==> flow/design.v <==
module DECODER(
input  wire [3:2] ALU_FUN,
output reg Arith_Enable,
output reg Logic_Enable,
output reg CMP_Enable, 
output reg Shift_Enable
);
always @(*)
   begin
     Arith_Enable   = 1'b0;
	 Logic_Enable = 1'b0;
	 CMP_Enable   = 1'b0;
	 Shift_Enable = 1'b0;
     case(ALU_FUN)
	     2'b00 : Arith_Enable = 1'b1;
	     2'b01 : Logic_Enable = 1'b1;
	     2'b10 : CMP_Enable   = 1'b1;
	     2'b11 : Shift_Enable = 1'b1;
	  endcase
   end 
 endmodule
module ARITHMETIC_UNIT #(parameter width = 16 , Arith_width = width + width )(
input wire signed [width-1:0] A,
input wire signed [width-1:0] B, 
input wire [1:0] ALU_FUN,
input wire Arith_Enable,
input wire CLK,
input wire RST,
output reg signed [Arith_width-1:0] Arith_OUT,
output reg        Carry_OUT,
output reg        Arith_Flag
);
reg [Arith_width-1:0] Arith_OUT0;
reg                   Carry_OUT0;
reg                   Arith_Flag0;
always @(posedge CLK, negedge RST)
  begin 
    if(!RST)
	 begin
	    Arith_OUT <= 'b0;
		Carry_OUT <= 16'b0;
		Arith_Flag<= 1'b0;
	 end
	else
	 begin
	    Arith_OUT <= Arith_OUT0;
		if(Arith_Enable)
		  Carry_OUT <= Carry_OUT0;
		Arith_Flag<= Arith_Flag0;
	 end
  end
always @(*)
  begin
     if(Arith_Enable)
	 begin
	     Arith_Flag0 = 1'b1;
	     case(ALU_FUN)
		     2'b00 : {Carry_OUT0,Arith_OUT0} = A+B;
			 2'b01 : {Carry_OUT0,Arith_OUT0} = A-B;
			 2'b10 : {Carry_OUT0,Arith_OUT0} = A*B;
			 2'b11 : {Carry_OUT0,Arith_OUT0} = (B == 0) ? 1'sb0 : A/B;
		  endcase
	 end
	 else
	   begin
	     Arith_OUT0  = 'b0;
		 Carry_OUT0  = 1'b0;
		 Arith_Flag0 = 1'b0;
	   end
  end
endmodule
module LOGIC_UNIT #(parameter width = 16 , Logic_width = width)(
input wire  [width-1:0] A,
input wire  [width-1:0] B, 
input wire [1:0] ALU_FUN,
input wire Logic_Enable,
input wire CLK,
input wire RST,
output reg [Logic_width-1:0] Logic_OUT,
output reg         Logic_Flag
);
reg [Logic_width-1:0] Logic_OUT0; 
reg                   Logic_Flag0 ;
always @(posedge CLK, negedge RST)
  begin
    if(!RST)
	 begin
	    Logic_OUT <= 'b0;
		Logic_Flag<= 1'b0;
	 end
	else
	 begin
	  Logic_OUT <= Logic_OUT0;
		Logic_Flag<= Logic_Flag0;
	 end
  end
always @(*)
  begin
     if(Logic_Enable)
	 begin
	     Logic_Flag0 = 1'b1;
	     case(ALU_FUN)
		   2'b00 : Logic_OUT0 = A&B;
			 2'b01 : Logic_OUT0 = A|B;
			 2'b10 : Logic_OUT0 = ~(A&B);
			 2'b11 : Logic_OUT0 = ~(A|B);
		  endcase
	 end
	 else
	   begin
	     Logic_OUT0  = 'b0;
		 Logic_Flag0 = 1'b0;
	   end
  end
endmodule
module CMP_UNIT #(parameter width = 16 , CMP_width   = width )(
input wire  [width-1:0] A,
input wire  [width-1:0] B, 
input wire [1:0] ALU_FUN,
input wire CMP_Enable,
input wire CLK,
input wire RST,
output reg [CMP_width-1:0] CMP_OUT,
output reg         CMP_Flag
);
reg [CMP_width-1:0] CMP_OUT0;
reg                 CMP_Flag0 ;
reg [CMP_width-1:0] EQ ;
reg [CMP_width-1:0] GR ; 
reg [CMP_width-1:0] LW;
always @(posedge CLK , negedge RST)
  begin
    if(!RST)
	 begin
	    CMP_OUT <= 'b0;
		CMP_Flag<= 1'b0;
	 end
	else
	 begin
	    CMP_OUT <= CMP_OUT0;
		CMP_Flag<= CMP_Flag0;
	 end
  end
always @(*)
  begin
     if(A==B)
       EQ ='b1;
     else 
       EQ ='b0;
     if(A>B)
       GR ='b10;
     else 
       GR ='b0;
     if(A<B)
       LW ='b11;
     else 
       LW ='b0;
     if(CMP_Enable)
	   begin
	     CMP_Flag0 = 1'b1;
	     case(ALU_FUN)
		     2'b00 : CMP_OUT0 = 'b0;
			 2'b01 : CMP_OUT0 = EQ;
			 2'b10 : CMP_OUT0 = GR;
			 2'b11 : CMP_OUT0 = LW;
		  endcase
	   end
	 else
	   begin
	     CMP_OUT0  = 'b0;
		 CMP_Flag0 = 1'b0;
	   end
  end
endmodule
module SHIFT_UNIT #(parameter width = 16 , Shift_width = width)(
input wire  [width-1:0] A,
input wire  [width-1:0] B, 
input wire [1:0] ALU_FUN,
input wire Shift_Enable,
input wire CLK,
input wire RST,
output reg [Shift_width-1:0] Shift_OUT,
output reg         Shift_Flag
);
reg [Shift_width-1:0] Shift_OUT0;
reg                   Shift_Flag0 ;
always @(posedge CLK, negedge RST)
  begin
    if(!RST)
	 begin
	    Shift_OUT <= 'b0;
		Shift_Flag<= 1'b0;
	 end
	else
	 begin
	    Shift_OUT <= Shift_OUT0;
		Shift_Flag<= Shift_Flag0;
	 end
  end
always @(*)
  begin
     if(Shift_Enable)
	 begin
	     Shift_Flag0 = 1'b1;
	     case(ALU_FUN)
		     2'b00 : Shift_OUT0 = A>>1'b1;
			 2'b01 : Shift_OUT0 = A<<1'b1;
			 2'b10 : Shift_OUT0 = B>>1'b1;
			 2'b11 : Shift_OUT0 = B<<1'b1;
		  endcase
	 end
	 else
	   begin
	     Shift_OUT0  = 'b0;
		 Shift_Flag0 = 1'b0;
	   end
  end
endmodule
module ALU_Top #(parameter width = 16 ,
                   Arith_width = width + width ,
                   Logic_width = width,	
                   CMP_width   = width,
                   Shift_width = width)(
input wire [width-1:0] A,
input wire [width-1:0] B,
input wire CLK,
input wire RST,
input wire [3:0] ALU_FUN,
output wire [Arith_width-1:0]  Arith_OUT,
output wire                    Carry_OUT,
output wire                    Arith_Flag,
output wire [Logic_width-1:0]  Logic_OUT,  
output wire                    Logic_Flag,
output wire [CMP_width-1:0]    CMP_OUT,    
output wire                    CMP_Flag,
output wire [Shift_width-1:0]  Shift_OUT,
output wire                    Shift_Flag
);
wire Arith_Enable ,Logic_Enable , CMP_Enable , Shift_Enable;
DECODER u_decoder(
.ALU_FUN(ALU_FUN[3:2]),
.Arith_Enable(Arith_Enable),
.Logic_Enable(Logic_Enable),
.CMP_Enable(CMP_Enable),
.Shift_Enable(Shift_Enable)
);
ARITHMETIC_UNIT #(.width(width),.Arith_width(Arith_width)) u_arithmatic(
.A(A),
.B(B),
.ALU_FUN(ALU_FUN[1:0]),
.CLK(CLK),
.RST(RST),
.Arith_Enable(Arith_Enable),
.Arith_OUT(Arith_OUT),
.Carry_OUT(Carry_OUT),
.Arith_Flag(Arith_Flag)
);
LOGIC_UNIT #(.width(width),.Logic_width(Logic_width)) u_logic(
.A(A),
.B(B),
.ALU_FUN(ALU_FUN[1:0]),
.CLK(CLK),
.RST(RST),
.Logic_Enable(Logic_Enable),
.Logic_OUT(Logic_OUT),
.Logic_Flag(Logic_Flag)
);
CMP_UNIT #(.width(width),.CMP_width(CMP_width)) u_cmp(
.A(A),
.B(B),
.ALU_FUN(ALU_FUN[1:0]),
.CLK(CLK),
.RST(RST),
.CMP_Enable(CMP_Enable),
.CMP_OUT(CMP_OUT),
.CMP_Flag(CMP_Flag)
);
SHIFT_UNIT #(.width(width),.Shift_width(Shift_width)) u_shift(
.A(A),
.B(B),
.ALU_FUN(ALU_FUN[1:0]),
.CLK(CLK),
.RST(RST),
.Shift_Enable(Shift_Enable),
.Shift_OUT(Shift_OUT),
.Shift_Flag(Shift_Flag)
);
endmodule
Step by step through the tools: ALU_Top:

Tool output for the design above, in the order of the flow.
Line numbers count from 1 in the design file above.
Library cell names are shortened.
A cell with -- has no value.

* top module: ALU_Top
* clock port: CLK
* standard-cell library: sky130hd
* timing corner: tt_025C_1v80

Word-level counts:

Counts by Yosys on the flattened word-level netlist (proc, flatten, opt, wreduce; memories kept). Register bits leave out memories and registers merged into their read ports (data or address). Print and check cells are left out. Cells with the same type and inputs are merged into one.

* $mul: 1
* multiplexer cells: 20
* divide/modulo/power cells: 1
* $add $sub $neg: 2
* reductions and logical operators: 7
* bitwise operators: 4
* equality and inequality tests: 7
* order comparisons: 2

Operator list (count)
* 16-bit by 16-bit divider with 33-bit output: 1
* 16-bit by 16-bit multiplier with 32-bit output: 1
* 16-bit case mux with 4-bit select: 3
* 33-bit case mux with 4-bit select: 1
* 16-bit 2-to-1 mux: 3
* 33-bit 2-to-1 mux: 1
* 16-bit inverter: 2
* 32-bit 2-to-1 mux: 1
* 16-bit by 16-bit adder with 17-bit output: 1
* 16-bit by 16-bit subtractor with 17-bit output: 1
* 16-bit > comparator: 1
* 16-bit less-than comparator: 1
* 16-bit == test: 1
* 16-bit bitwise AND: 1
* 16-bit bitwise OR: 1
* 16-bit zero test: 1
* 3-bit OR reduction: 4
* 2-bit == test (second input constant): 4
* 1-bit case mux with 2-bit select: 4
* 1-bit 2-to-1 mux: 5
* 2-bit by 1-bit == test with 1-bit output (second input constant): 2
* 2-bit zero test: 2
* 2-bit 2-to-1 mux: 2

* bits in registers: 85
* input port bits: 38
* elaborated cells: 53

Logic depth:

Yosys ltp: most cells in a row. Word level: on the elaborated netlist, between registers, memories and ports. Mapped: between sequential cells and ports; inverters and the memories' decode and read muxes count.

* depth in word-level cells: 4
* ABC_AREA: 0
* gate-level depth with buffers: 367

After synthesis:

Yosys stat after the flow's synthesis: flattened, memories mapped to cells. It holds for the ABC_AREA given above (unset counts as 0); a run with the other value may have another netlist.
Totals and module areas in this step are rounded.

* chip area (Yosys): 46380 um^2
* flip-flops: 71
* buffers: 229
* cell count: 6281

Cells by type (count)
* ha_1: 695
* fa_1: 264
* xnor2_1: 308
* nand2_1: 629
* a21oi_1: 470
* nor2_1: 591
* inv_1: 486
* dfrtp_1: 71
* a21o_1: 215
* o21ai_0: 318
* xor2_1: 159
* o21a_1: 137
* nor3_1: 178
* mux2_2: 58
* clkbuf_1: 155
* o211ai_1: 71
* nand3_1: 104
* nor2b_1: 78

Not listed: further types 95, cells in them 1294.
The figures by module come from a second, unflattened synthesis with its own total; it is not the netlist above.

* cell total of the unflattened synthesis: 6390
* area (unflattened synthesis): 47150 um^2

Each row is one instance without its submodules.

Modules
* ARITHMETIC_UNIT: area 44940 um^2, seq. area 850.8 um^2, instances 1, cells 6190
* LOGIC_UNIT: area 807.0 um^2, seq. area 425.4 um^2, instances 1, cells 56
* SHIFT_UNIT: area 732.0 um^2, seq. area 425.4 um^2, instances 1, cells 55
* CMP_UNIT: area 644.4 um^2, seq. area 75.1 um^2, instances 1, cells 85
* DECODER: area 26.3 um^2, seq. area 0.0 um^2, instances 1, cells 4
* ALU_Top: area 0.0 um^2, seq. area 0.0 um^2, instances 1, cells 0

Worst setup path after synthesis:

Path of least setup slack by OpenSTA after synthesis, without wires, with an ideal clock, recovery checks aside; 20% of the period is set as input and as output delay. Where synthesis merged equal registers, the netlist keeps one of their names.

* kind: in2reg
* start point: input B[0]
* end point: register u_arithmatic.Arith_OUT[22]
* buffers on the path: 51
* driving pins on the path: 336
* launch time at the first pin: 19.000 ns
* library setup time: 0.137 ns
* external input delay: 19.000 ns
* data arrival time: 91.627 ns
* period: 95.0 ns
* setup slack: 3.236 ns
* delay of the path: 72.764 ns
* synthesis period reached: 91.764 ns

"delay of the path" = arrival - input delay + setup time.
"driving pins on the path": output pins that drive a net of the path, with the launching flip-flop's if there is one; two outputs of one cell count as two.
"synthesis period reached" is the clock period less the worst setup slack; recovery checks do not enter. This is arithmetic on one report: input and output delays are still those of the set period (20% each).
The rows between start and end are the longest chain of elaborated cells between them; the timing report does not say that the signal goes this way. Where chains are equally long, one stands for them.
Each line given opens the expression or statement behind the cell; cells for indexed reads and writes are added by Yosys, which also makes memories of some case tables.

* path through: inv_1 -> buf_1 -> ha_1 -> or3b_1 -> or4_4 -> o21ai_4 -> nand4_2 -> nor2_4 -> and2_1 -> nand3b_1 -> inv_1 -> nand2_1 -> a21o_1 -> nor2_1 -> ha_1 -> o21a_1 -> o21a_1 -> nor2_1 -> (+300 left out) -> ha_1 -> a21o_1 -> a21o_1 -> a21oi_1 -> nor2b_1 -> o21ai_0 -> nand2b_1 -> a21oi_1 -> and3_1 -> clkbuf_1 -> ha_1 -> inv_1 -> nor4_1 -> nand4_1 -> or2_2 -> o31ai_1 -> xnor2_1 -> o22ai_1
* cells in the longest elaborated chain: 4
* elaborated cells between the ends (all ways): 8
* source lines of those cells: 6
* classes of those cells: 2 x add/sub; 1 x mul; 1 x div; 3 x mux; 1 x reduce/logical

Ends and longest elaborated chain, after synthesis
* start, declared: line 225 `input wire [width-1:0] B,`
* 16-bit by 16-bit divider with 33-bit output: line 61 `2'b11 : {Carry_OUT0,Arith_OUT0} = (B == 0) ? 1'sb0 : A/B;`
* 33-bit 2-to-1 mux: line 61
* 33-bit case mux with 4-bit select: line 57 `case(ALU_FUN)`
* 32-bit 2-to-1 mux: line 54 `if(Arith_Enable)`
* end, assigned: line 40 `Arith_OUT <= 'b0;`
* end, assigned: line 46 `Arith_OUT <= Arith_OUT0;`
* end, declared: line 29 `output reg signed [Arith_width-1:0] Arith_OUT,`

Worst path after layout:

Path of least setup slack in the final report of run 1 (OpenROAD, finished layout, wires in). Where an end is a register, its clock arrival counts in the times.

* kind: in2reg
* start point: input B[1]
* end point: register u_arithmatic.Arith_OUT[14]
* library setup time: 0.18 ns
* launch time at the first pin: 30.80 ns
* setup slack: 27.30 ns
* buffers on the path: 15
* period: 154.0 ns
* external input delay: 30.80 ns
* driving pins on the path: 311
* data arrival time: 126.91 ns

The rows between start and end are the longest chain of elaborated cells between them; the timing report does not say that the signal goes this way. Where chains are equally long, one stands for them.

* path through: clkdlybuf4s50_1 -> buf_4 -> clkinv_1 -> ha_1 -> or3b_1 -> or4_4 -> o21ai_4 -> nand4_2 -> nor2_4 -> and2_1 -> nand3b_1 -> inv_1 -> nand2_1 -> a21o_1 -> nor2_1 -> ha_1 -> o21a_1 -> o21a_1 -> (+275 left out) -> ha_1 -> a21o_1 -> a21o_1 -> a21oi_1 -> nor2b_1 -> o21ai_0 -> nand2b_1 -> a21oi_1 -> and3_1 -> ha_1 -> inv_1 -> nor4_1 -> buf_4 -> nand3_1 -> o31ai_1 -> xnor2_1 -> nand2_1 -> a221oi_1
* cells in the longest elaborated chain: 4
* elaborated cells between the ends (all ways): 8
* source lines of those cells: 6
* classes of those cells: 2 x add/sub; 1 x mul; 1 x div; 3 x mux; 1 x reduce/logical

Ends and longest elaborated chain, post-layout
* start, declared: line 225 `input wire [width-1:0] B,`
* 16-bit by 16-bit divider with 33-bit output: line 61 `2'b11 : {Carry_OUT0,Arith_OUT0} = (B == 0) ? 1'sb0 : A/B;`
* 33-bit 2-to-1 mux: line 61
* 33-bit case mux with 4-bit select: line 57 `case(ALU_FUN)`
* 32-bit 2-to-1 mux: line 54 `if(Arith_Enable)`
* end, assigned: line 40 `Arith_OUT <= 'b0;`
* end, assigned: line 46 `Arith_OUT <= Arith_OUT0;`
* end, declared: line 29 `output reg signed [Arith_width-1:0] Arith_OUT,`

--- measured runs ---
Below are 2 stored runs of the flow (Yosys, OpenROAD; platform sky130hd) on ALU_Top, each with its settings and what was measured, unordered. Constraints: input delay and output delay 20% of the set period each, output load 0.01 pF.
"clock period reached": clock period set for the run, less the worst setup slack. It is reckoned from that one timing run; input and output delays stay at 20% of the period that was set.
"worst setup path time" means the part of the period allowed to the worst setup path (the constraints hold back 20% at inputs and 20% at outputs) less its slack; where the path has registers, the arrival times of their clocks count too.
Measured values are rounded.

### Run 1

Settings: `CAP_MARGIN=0`, `CELL_PAD_IN_SITES_DETAIL_PLACEMENT=2`, `CORE_ASPECT_RATIO=0.81`, `CORE_UTILIZATION=18`, `GPL_TIMING_DRIVEN=1`, `PLACE_DENSITY_LB_ADDON=0.08`, `TNS_END_PERCENT=50`, `period_ns=154.0`, `CORE_MARGIN=2`, `SLEW_MARGIN=20`

- Post-route worst hold slack: 0.587 ns
- Worst setup path time: 95.90 ns
- Worst path kind: in2reg
- Clock period reached: 126.701 ns
- Standard-cell area of the final layout: 52870 um^2
- Die size: 261800 um^2
- Cell area after synthesis: 46380 um^2
- Worst setup slack after layout: 27.30 ns
- Summed negative setup slack: 0.000 ns
- Utilization of the finished layout: 20.7 %

### Run 2

Settings: `CELL_PAD_IN_SITES_DETAIL_PLACEMENT=2`, `CELL_PAD_IN_SITES_GLOBAL_PLACEMENT=0`, `CORE_ASPECT_RATIO=1.59`, `CORE_UTILIZATION=26`, `GPL_ROUTABILITY_DRIVEN=1`, `MAX_ROUTING_LAYER=met5`, `MIN_ROUTING_LAYER=met1`, `SETUP_SLACK_MARGIN=5.0`, `TNS_END_PERCENT=5`, `period_ns=64.3`, `CAP_MARGIN=20`, `CORE_MARGIN=2`, `SLEW_MARGIN=20`

Did not finish, clock tree synthesis stopped with DPL-0033.
--- end ---
